==> flow/design.v <==
module processor(
input   clk,
input   rst,
input   inst_valid,
input   [63:0] p_rdata,
output  reg [31:0] p_wdata,
output  reg done
    );
parameter IDLE = 0;
parameter INST = 1;
parameter ADD  = 2;
parameter SUB  = 3;
parameter MUL  = 4;
parameter TRAN = 5;
parameter DET  = 6;
parameter DONE = 7;
reg [2:0] state,n_state;
reg [4:0] inst;
reg  [6:0] A_0,A_1,A_2,A_3,B_0,B_1,B_2,B_3;
always@(posedge clk or posedge rst) begin
    if(rst) begin
        state <= 0;
    end
    else begin
        state <= n_state;
    end
end
always@(*) begin
    case(state)
    IDLE:begin
        n_state =(inst_valid == 1)? INST : IDLE; 
    end
    INST:begin
        case(inst)
            5'b00001:   n_state = ADD;
            5'b00010:   n_state = SUB;
            5'b00100:   n_state = MUL;
            5'b01000:   n_state = TRAN;
            5'b10000:   n_state = DET;
            default:     n_state = IDLE;
        endcase
    end
    ADD:begin
        n_state = DONE;
    end
    SUB:begin
        n_state = DONE;
    end
    MUL:begin
        n_state = DONE;
    end
    TRAN:begin
        n_state = DONE;
    end
    DET:begin
        n_state = DONE;
    end
    DONE:begin
        n_state = IDLE;
    end
    default:begin
        n_state = IDLE;
    end
    endcase
end
always@(posedge clk) begin
    case(state)
    IDLE:begin
         p_wdata <= 0;
         done    <= 0;
         inst <= (inst_valid == 1)? p_rdata[60:56] : 5'd0;
         A_0  <= (inst_valid == 1)? p_rdata[6:0] : 7'd0;
         A_1  <= (inst_valid == 1)? p_rdata[13:7] : 7'd0;
         A_2  <= (inst_valid == 1)? p_rdata[20:14] : 7'd0;
         A_3  <= (inst_valid == 1)? p_rdata[27:21] : 7'd0;
         B_0  <= (inst_valid == 1)? p_rdata[34:28] : 7'd0;
         B_1  <= (inst_valid == 1)? p_rdata[41:35] : 7'd0;
         B_2  <= (inst_valid == 1)? p_rdata[48:42] : 7'd0;
         B_3  <= (inst_valid == 1)? p_rdata[55:49] : 7'd0;
    end
    INST:begin
    end
    ADD:begin
        p_wdata[6:0]   <= A_0 + B_0;
        p_wdata[13:7]  <= A_1 + B_1;
        p_wdata[20:14] <= A_2 + B_2;
        p_wdata[27:21] <= A_3 + B_3;
        p_wdata[31:28] <= 4'd0;
        done <= 1;
    end
    SUB:begin
        p_wdata[6:0]   <= A_0 - B_0;
        p_wdata[13:7]  <= A_1 - B_1;
        p_wdata[20:14] <= A_2 - B_2;
        p_wdata[27:21] <= A_3 - B_3;
        p_wdata[31:28] <= 4'd0;
        done <= 1;
    end
    MUL:begin
        p_wdata[6:0]     <= (A_0 * B_0) + (A_1 * B_2);
        p_wdata[13:7]    <= (A_0 * B_1) + (A_1 * B_3);
        p_wdata[20:14]   <= (A_2 * B_0) + (A_3 * B_2);
        p_wdata[27:21]   <= (A_2 * B_1) + (A_3 * B_3);
        p_wdata[31:28] <= 4'd0;
        done <= 1;
    end
    TRAN:begin
        p_wdata[6:0]     <= A_0;
        p_wdata[13:7]    <= A_2;
        p_wdata[20:14]   <= A_1;
        p_wdata[27:21]   <= A_3; 
        p_wdata[31:28] <= 4'd0;
        done <= 1;
    end
    DET:begin
        p_wdata[6:0]     <= (A_0 * A_3) - (A_1 * A_2);
        p_wdata[31:6] <= 25'd0;
        done <= 1;
    end
    DONE:begin
        done <= 0;
    end
    default:begin
        p_wdata <= 0;
        done    <= 0;
    end
    endcase
end
endmodule
module controller(
input clk,
input rst,
input done,
input  [31:0] p_wdata,
input  [31:0] b_rdata,
output reg [31:0] b_wdata,
output [63:0] p_rdata,
output reg [31:0] addr,
output reg inst_valid,
output reg [3:0] we,
output reg en
    );
parameter bram_base_addr   = 32'h00000000;  
parameter result_base_addr   =  32'h00000000 ; 
parameter RESET_1     = 0;
parameter RESET_2     = 1;
parameter IDLE      = 2;
parameter R_BEGIN_1 = 3;
parameter R_BEGIN_2 = 4;
parameter READ_1    = 5;
parameter READ_2    = 6;
parameter READ_3    = 7;
parameter READ_4    = 8;
parameter WAIT      = 9;
parameter WRITE_1   = 10;
parameter WRITE_2   = 11;
reg [31:0] data1,data2;
reg start;
reg [3:0]  state,n_state;
reg [31:0] counter_r,counter_w;
reg [31:0] count,count_goal;
assign   p_rdata = {data2,data1};
always@(posedge clk or posedge rst) begin
    if(rst) begin
        state <= RESET_1;
    end
    else begin
        state <= n_state;
    end
end
always@(*) begin
    case(state)
        RESET_1:begin
            n_state = RESET_2;
        end
        RESET_2:begin
            n_state = (count == count_goal)? IDLE : RESET_2;
        end
        IDLE:begin
            n_state = (start)? READ_1 : R_BEGIN_1;
        end
        R_BEGIN_1:begin
             n_state = R_BEGIN_2;
        end
        R_BEGIN_2:begin
             n_state = IDLE;
        end
        READ_1:begin
            n_state = READ_2;
        end
        READ_2:begin
            n_state = READ_3;
        end
        READ_3:begin
            n_state = READ_4;
        end
        READ_4:begin
            n_state = WAIT;
        end
        WAIT:begin
            n_state = (done)? WRITE_1 : WAIT;
        end
        WRITE_1:begin
            n_state = WRITE_2;
        end
        WRITE_2:begin
            n_state = IDLE;
        end 
        default: begin
            n_state = IDLE;
        end 
    endcase
end
always@(posedge clk) begin
    case(state)
        RESET_1:begin
            inst_valid <= 0;
            counter_r    <= 32'd4;
            counter_w    <= 32'd40;
            addr       <= 0;
            we         <= 4'h0;
            en         <= 0;
            start      <= 0;
            data1      <= 0;
            data2      <= 0;
            count      <= 0;
            count_goal <=15; 
            b_wdata    <= 0;
        end 
        RESET_2:begin
            en         <= (count == count_goal)? 1:0;
            count      <= (count == count_goal)? 0 : count +1;
        end
        IDLE:begin
            addr <= (start)? bram_base_addr + counter_r : bram_base_addr;
            we   <= 0;
        end
        R_BEGIN_1:begin
             addr <= addr;
        end
        R_BEGIN_2:begin
              start <= (b_rdata[31] == 1)? 1:0;
        end
        READ_1:begin
            addr <= addr;
            counter_r <= counter_r + 32'd4;
        end
        READ_2:begin
            data1  <= b_rdata;
            addr <= bram_base_addr + counter_r;
        end
        READ_3:begin
            addr <= addr;
            counter_r <= counter_r + 32'd4;
        end
        READ_4:begin
            data2  <= b_rdata;
            counter_r <= counter_r + 32'd4;
        end
        WAIT:begin
            inst_valid <= 1;
            b_wdata    <= (done == 1)? p_wdata : 0;
        end
        WRITE_1:begin
            inst_valid <= 0;
            addr <= result_base_addr + counter_w;
            we   <= 4'hf;
        end
        WRITE_2:begin
            counter_w    <= counter_w + 32'd4;
            we   <= 4'hf;
            start <= 0;
        end 
        default: begin
            inst_valid <= 0;
            counter_r    <= 32'd4;
            counter_w    <= 32'd40;
            addr       <= 0;
            we         <= 4'h0;
            en         <= 0;
            start      <= 0;
            data1      <= 0;
            data2      <= 0;
            count      <= 0;
            count_goal <=15; 
            b_wdata    <= 0;
        end 
    endcase
end
endmodule
`timescale 1ns / 1ps
module top(
input clk,
input rst,
input  [31:0] b_rdata,
output [31:0] b_wdata,
output [31:0] addr,
output [3:0] we,
output en,
output rstout
    );
wire inst_valid;
wire [63:0] p_rdata;
wire [31:0] p_wdata;
wire done;
assign rstout = ~rst;
processor po(
        .clk(clk),
        .rst(rstout),
        .inst_valid(inst_valid),
        .p_rdata(p_rdata),
        .p_wdata(p_wdata),
        .done(done)
    );
controller co(
        .clk(clk),
        .rst(rstout),
        .done(done),
        .p_wdata(p_wdata),
        .b_rdata(b_rdata),
        .b_wdata(b_wdata),   
        .p_rdata(p_rdata),
        .addr(addr),
        .inst_valid(inst_valid),
        .we(we),
        .en(en)
    );
endmodule
## Reports on top

The steps from the RTL of top to its reports follow in flow order.
Lines are those of the file above, counted from 1.
The mark n/a stands for no value.

| design | value |
|---|---|
| top | top |
| clock | clk |
| cell library | sky130hd |
| library corner | tt_025C_1v80 |

## Elaborated design

Yosys after proc, flatten, opt, wreduce and memory -nomap, before mapping. Memory bits, and registers merged into a memory's read port (data or address), are not among the register bits. Print and check cells are not counted. Equal cells are merged and count once.

| operators by class | value |
|---|---|
| $add $sub $neg | 16 |
| multiply operators | 10 |
| equality and inequality tests | 24 |
| muxes and demuxes | 29 |
| bitwise logic cells | 1 |
| reduce/logical cells | 20 |

Operators by type and width:

| operator | number |
|---|---|
| multiplier 7 x 7 -> 7 bit | 8 |
| case mux 32 bit (select 2 bit) | 5 |
| case mux 32 bit (select 4 bit) | 1 |
| case mux 7 bit (select 5 bit) | 3 |
| multiplier 7 x 7 -> 6 bit | 2 |
| adder 32 x 3 -> 32 bit (second input constant) | 2 |
| two-way mux 32 bit | 2 |
| case mux 29 bit (select 2 bit) | 1 |
| adder 7 bit | 8 |
| OR reduction 10 bit | 5 |
| case mux 4 bit (select 10 bit) | 1 |
| case mux 6 bit (select 6 bit) | 1 |
| adder 32 x 1 -> 32 bit (second input constant) | 1 |
| equality test 32 x 4 -> 1 bit (second input constant) | 1 |
| subtractor 7 bit | 4 |
| two-way mux 28 bit | 1 |
| OR reduction 8 bit | 3 |
| OR reduction 9 bit | 2 |
| equality test 4 x 3 -> 1 bit (second input constant) | 4 |
| equality test 4 bit (second input constant) | 4 |
| case mux 3 bit (select 5 bit) | 1 |
| equality test 3 bit (second input constant) | 4 |
| case mux 3 bit (select 4 bit) | 1 |
| equality test 4 x 2 -> 1 bit (second input constant) | 2 |
| case mux 4 bit (select 2 bit) | 1 |
| case mux 1 bit (select 2 bit) | 4 |
| OR reduction 2 bit | 3 |
| equality test 3 x 2 -> 1 bit (second input constant) | 2 |

Other operator kinds: 20; their cells: 23.

| storage and ports | value |
|---|---|
| bits in registers | 325 |
| input bits | 34 |
| output and inout bits | 70 |
| cells after elaboration | 125 |

## Logic depth

Longest topological path by Yosys (ltp), each cell counted once; first at word level (registers and memories cut), then after technology mapping (sequential cells cut; the memories' decode and read muxes count).

| logic depth | value |
|---|---|
| word-level depth | 3 |
| ABC_AREA | 0 |
| mapped depth | 21 |
| mapped depth without buffers | 20 |

## Netlist

Yosys stat after the flow's synthesis: flattened, memories mapped to cells. It holds for the ABC_AREA given above (unset counts as 0); a run with the other value may have another netlist.
The area totals of this step are shown rounded.

Cells by type:

| type | number | area in all (µm²) |
|---|---|---|
| sky130_fd_sc_hd__edfxtp_1 | 305 | 9.16E+03 |
| sky130_fd_sc_hd__ha_1 | 162 | 2.03E+03 |
| sky130_fd_sc_hd__fa_1 | 101 | 2.02E+03 |
| sky130_fd_sc_hd__and2_1 | 271 | 1.7E+03 |
| sky130_fd_sc_hd__xnor2_1 | 165 | 1.45E+03 |
| sky130_fd_sc_hd__xor2_1 | 78 | 683.155 |
| sky130_fd_sc_hd__inv_1 | 173 | 649.373 |
| sky130_fd_sc_hd__nand2_1 | 162 | 608.083 |
| sky130_fd_sc_hd__dfrtp_1 | 18 | 450.432 |
| sky130_fd_sc_hd__nor2_1 | 120 | 450.432 |
| sky130_fd_sc_hd__clkbuf_1 | 72 | 270.259 |
| sky130_fd_sc_hd__a22o_1 | 30 | 262.752 |
| sky130_fd_sc_hd__and3_1 | 41 | 256.496 |
| sky130_fd_sc_hd__a21oi_1 | 39 | 195.187 |
| sky130_fd_sc_hd__a21o_1 | 23 | 172.666 |
| sky130_fd_sc_hd__o21ai_0 | 34 | 170.163 |
| sky130_fd_sc_hd__nand3_1 | 33 | 165.158 |
| sky130_fd_sc_hd__xnor3_1 | 7 | 157.651 |

Other cell types: 40; their cells: 186.

| synthesis totals | value |
|---|---|
| cell count | 2020 |
| synthesis area | 22200 µm² |
| area of sequential cells | 9660 µm² |
| mapped flip-flops | 325 |
| buffer cells | 96 |

By module: a second synthesis without flattening, with its own total; a netlist apart from the flattened one above.

| second synthesis, totals | value |
|---|---|
| cell total of the unflattened synthesis | 2104 |
| area (unflattened synthesis) | 22900 µm² |

Each row is one instance without its submodules.

By module:

| module | instances | cells | area (µm²) | seq. area (µm²) |
|---|---|---|---|---|
| processor | 1 | 1283 | 12400 | 2900 |
| controller | 1 | 820 | 10600 | 6970 |
| top | 1 | 1 | 3.8 | 0.0 |

## Timing after synthesis

OpenSTA on the mapped netlist: ideal clock, no wires. The path of least setup slack (recovery checks aside). Input and output delay are each 20% of the period. Register names are those of the netlist, which keeps one name where synthesis merged equal registers.

| path after synthesis | value |
|---|---|
| path kind | flip-flop to flip-flop |
| start point | register po.A_0[1] |
| end point | register po.p_wdata[6] |
| clock period | 6.0 ns |
| setup time | 0.268 ns |
| time at the first pin | 0.000 ns |
| arrival | 5.281 ns |
| required time | 5.732 ns |
| path slack | 0.450 ns |
| delay of the path | 5.549 ns |
| driving pins on the path | 21 |
| path buffers | 1 |
| synthesis period reached | 5.55 ns |

"delay of the path" = arrival - input delay + setup time.
"driving pins on the path" counts driving pins, that of a launching flip-flop among them; a cell with two outputs on the path counts twice.
"synthesis period reached" is the clock period less the worst setup slack; recovery checks do not enter. This is arithmetic on one report: input and output delays are still those of the set period (20% each).
Between the ends stands the longest chain of elaborated cells between them, by number of cells; it is not shown to be the way that was timed. Of several equally long chains one is given.
A line is the first line of the expression or statement that the cell stems from. Yosys adds cells for indexed reads and writes and turns some case tables into memories.
A register here has more assigning lines than the two given.

| on the way, after synthesis | value |
|---|---|
| path through | sky130_fd_sc_hd__edfxtp_1 > sky130_fd_sc_hd__clkbuf_1 > sky130_fd_sc_hd__and2_1 > sky130_fd_sc_hd__fa_1 > sky130_fd_sc_hd__inv_1 > sky130_fd_sc_hd__fa_1 > sky130_fd_sc_hd__inv_1 > sky130_fd_sc_hd__fa_1 > sky130_fd_sc_hd__inv_1 > sky130_fd_sc_hd__fa_1 > sky130_fd_sc_hd__inv_1 > sky130_fd_sc_hd__fa_1 > sky130_fd_sc_hd__fa_1 > sky130_fd_sc_hd__ha_1 > sky130_fd_sc_hd__o21ai_0 > sky130_fd_sc_hd__o21bai_1 > sky130_fd_sc_hd__a21oi_1 > sky130_fd_sc_hd__xnor3_1 > sky130_fd_sc_hd__xor2_1 > sky130_fd_sc_hd__nand2_1 > sky130_fd_sc_hd__a22oi_1 |
| cells in the longest elaborated chain | 3 |
| elaborated cells on any way between the ends | 5 |
| source lines of those cells | 4 |
| classes of those cells | add/sub: 3; mul: 1; mux: 1 |

RTL lines, path after synthesis:

| element | line | RTL |
|---|---|---|
| start: declaration | 19 | `reg  [6:0] A_0,A_1,A_2,A_3,B_0,B_1,B_2,B_3;` |
| start: assignment | 72 | `A_0  <= (inst_valid == 1)? p_rdata[6:0] : 7'd0;` |
| multiplier 7 x 7 -> 7 bit | 100 | `p_wdata[6:0]     <= (A_0 * B_0) + (A_1 * B_2);` |
| adder 7 bit | 100 |  |
| case mux 1 bit (select 5 bit) | 67 | `case(state)` |
| end: assignment | 84 | `p_wdata[6:0]   <= A_0 + B_0;` |
| end: assignment | 92 | `p_wdata[6:0]   <= A_0 - B_0;` |
| end: declaration | 6 | `output  reg [31:0] p_wdata,` |

## Worst path after layout

Path of least setup slack in the final report of run 1 (OpenROAD, finished layout, wires in). Where an end is a register, its clock arrival counts in the times.

| path after layout | value |
|---|---|
| path kind | flip-flop to flip-flop |
| start point | register po.A_0[2] |
| end point | register po.p_wdata[13] |
| clock period | 6.0 ns |
| setup time | 0.25 ns |
| time at the first pin | 0.56 ns |
| arrival | 5.73 ns |
| required time | 6.30 ns |
| path slack | 0.57 ns |
| driving pins on the path | 20 |
| path buffers | 1 |

Between the ends stands the longest chain of elaborated cells between them, by number of cells; it is not shown to be the way that was timed. Of several equally long chains one is given.
A register here has more assigning lines than the two given.

| on the way, after layout | value |
|---|---|
| path through | sky130_fd_sc_hd__edfxtp_1 > sky130_fd_sc_hd__buf_8 > sky130_fd_sc_hd__nand2_1 > sky130_fd_sc_hd__fa_1 > sky130_fd_sc_hd__fa_1 > sky130_fd_sc_hd__fa_1 > sky130_fd_sc_hd__inv_1 > sky130_fd_sc_hd__fa_1 > sky130_fd_sc_hd__inv_1 > sky130_fd_sc_hd__fa_1 > sky130_fd_sc_hd__fa_1 > sky130_fd_sc_hd__inv_2 > sky130_fd_sc_hd__ha_4 > sky130_fd_sc_hd__o21ai_2 > sky130_fd_sc_hd__o21bai_1 > sky130_fd_sc_hd__a21oi_2 > sky130_fd_sc_hd__xnor3_1 > sky130_fd_sc_hd__xnor2_1 > sky130_fd_sc_hd__a222oi_1 > sky130_fd_sc_hd__inv_1 |
| cells in the longest elaborated chain | 3 |
| elaborated cells on any way between the ends | 3 |
| source lines of those cells | 2 |
| classes of those cells | add/sub: 1; mul: 1; mux: 1 |

RTL lines, path after layout:

| element | line | RTL |
|---|---|---|
| start: declaration | 19 | `reg  [6:0] A_0,A_1,A_2,A_3,B_0,B_1,B_2,B_3;` |
| start: assignment | 72 | `A_0  <= (inst_valid == 1)? p_rdata[6:0] : 7'd0;` |
| multiplier 7 x 7 -> 7 bit | 101 | `p_wdata[13:7]    <= (A_0 * B_1) + (A_1 * B_3);` |
| adder 7 bit | 101 |  |
| case mux 7 bit (select 5 bit) | 67 | `case(state)` |
| end: assignment | 85 | `p_wdata[13:7]  <= A_1 + B_1;` |
| end: assignment | 93 | `p_wdata[13:7]  <= A_1 - B_1;` |
| end: declaration | 6 | `output  reg [31:0] p_wdata,` |

Memo
Re: implementation data of top

Top module top; platform sky130hd; tools Yosys and OpenROAD; 5 stored runs in no particular order. Input and output delays are each 20% of the period that was set; the output load is 0.01 pF.
"clock period achieved" is the run's clock period less its worst setup slack. It is reckoned from that one timing run; input and output delays stay at 20% of the period that was set.
"worst setup path time" is the time allowed to the run's worst setup path (the clock period less input and output delay, where it has them) less its slack. Clock arrival times count: a late capture clock shortens it, a late launch clock lengthens it.
"total power of the final layout": no workload was simulated; the value follows from the tool's default switching activity.
Values from the reports are rounded here.
A setting shown as -- is not set for that run.

| run | CAP_MARGIN | CELL_PAD_IN_SITES_GLOBAL_PLACEMENT | CORE_ASPECT_RATIO | CORE_MARGIN | CORE_UTILIZATION | CTS_CLUSTER_SIZE | HOLD_SLACK_MARGIN | MAX_ROUTING_LAYER | SETUP_SLACK_MARGIN | period_ns | SLEW_MARGIN | ABC_AREA | CTS_CLUSTER_DIAMETER | GPL_ROUTABILITY_DRIVEN | PLACE_DENSITY_LB_ADDON | TNS_END_PERCENT | CELL_PAD_IN_SITES_DETAIL_PLACEMENT | MIN_ROUTING_LAYER | PLACE_DENSITY | clock period achieved (ns) | synthesis area (µm²) | die size (µm²) | worst hold slack after layout (ns) | utilization after layout | standard-cell area after layout (µm²) | total negative slack (ns) | lowest setup slack (ns) | total power of the final layout (uW) | worst setup path time (ns) | worst path kind |
|---|---|---|---|---|---|---|---|---|---|---|---|---|---|---|---|---|---|---|---|---|---|---|---|---|---|---|---|---|---|---|
| run 1 | 15 | 3 | 1.76 | 8 | 22 | 64 | -0.03 | met4 | 0.35 | 6.0 | 20 | -- | -- | -- | -- | -- | -- | -- | -- | 5.431 | 22200 | 112000 | 0.430 | 0.264 | 26500 | 0.000 | 0.569 | 5300 | 5.43 | flip-flop to flip-flop |
| run 2 | 15 | 3 | 0.62 | 8 | 17 | 64 | -- | met4 | 0.35 | 6.0 | 20 | -- | -- | -- | -- | -- | -- | -- | -- | 5.454 | 22200 | 143000 | 0.412 | 0.21 | 27200 | 0.000 | 0.546 | 5470 | 5.45 | flip-flop to flip-flop |
| run 3 | 25 | -- | -- | 10 | 17 | -- | -- | met4 | -- | 7.9 | 20 | 1 | 247 | 1 | 0.17 | 25 | -- | -- | -- | 5.807 | 24000 | 156000 | 0.425 | 0.205 | 28700 | 0.000 | 2.09 | 4390 | 5.81 | flip-flop to flip-flop |
| run 4 | 20 | -- | 1.11 | 3 | 47 | -- | -- | met5 | -- | 7.27 | 0 | 1 | -- | -- | -- | 55 | 0 | met1 | 0.65 | 5.856 | 24000 | 53800 | 0.411 | 0.536 | 26800 | 0.000 | 1.41 | 4360 | 5.86 | flip-flop to flip-flop |
| run 5 | 20 | -- | 0.62 | 2 | 17 | -- | -- | met4 | -- | 6.0 | 20 | -- | -- | -- | -- | -- | -- | -- | -- | 5.734 | 22200 | 134000 | 0.421 | 0.207 | 26800 | 0.000 | 0.266 | 5340 | 5.73 | flip-flop to flip-flop |
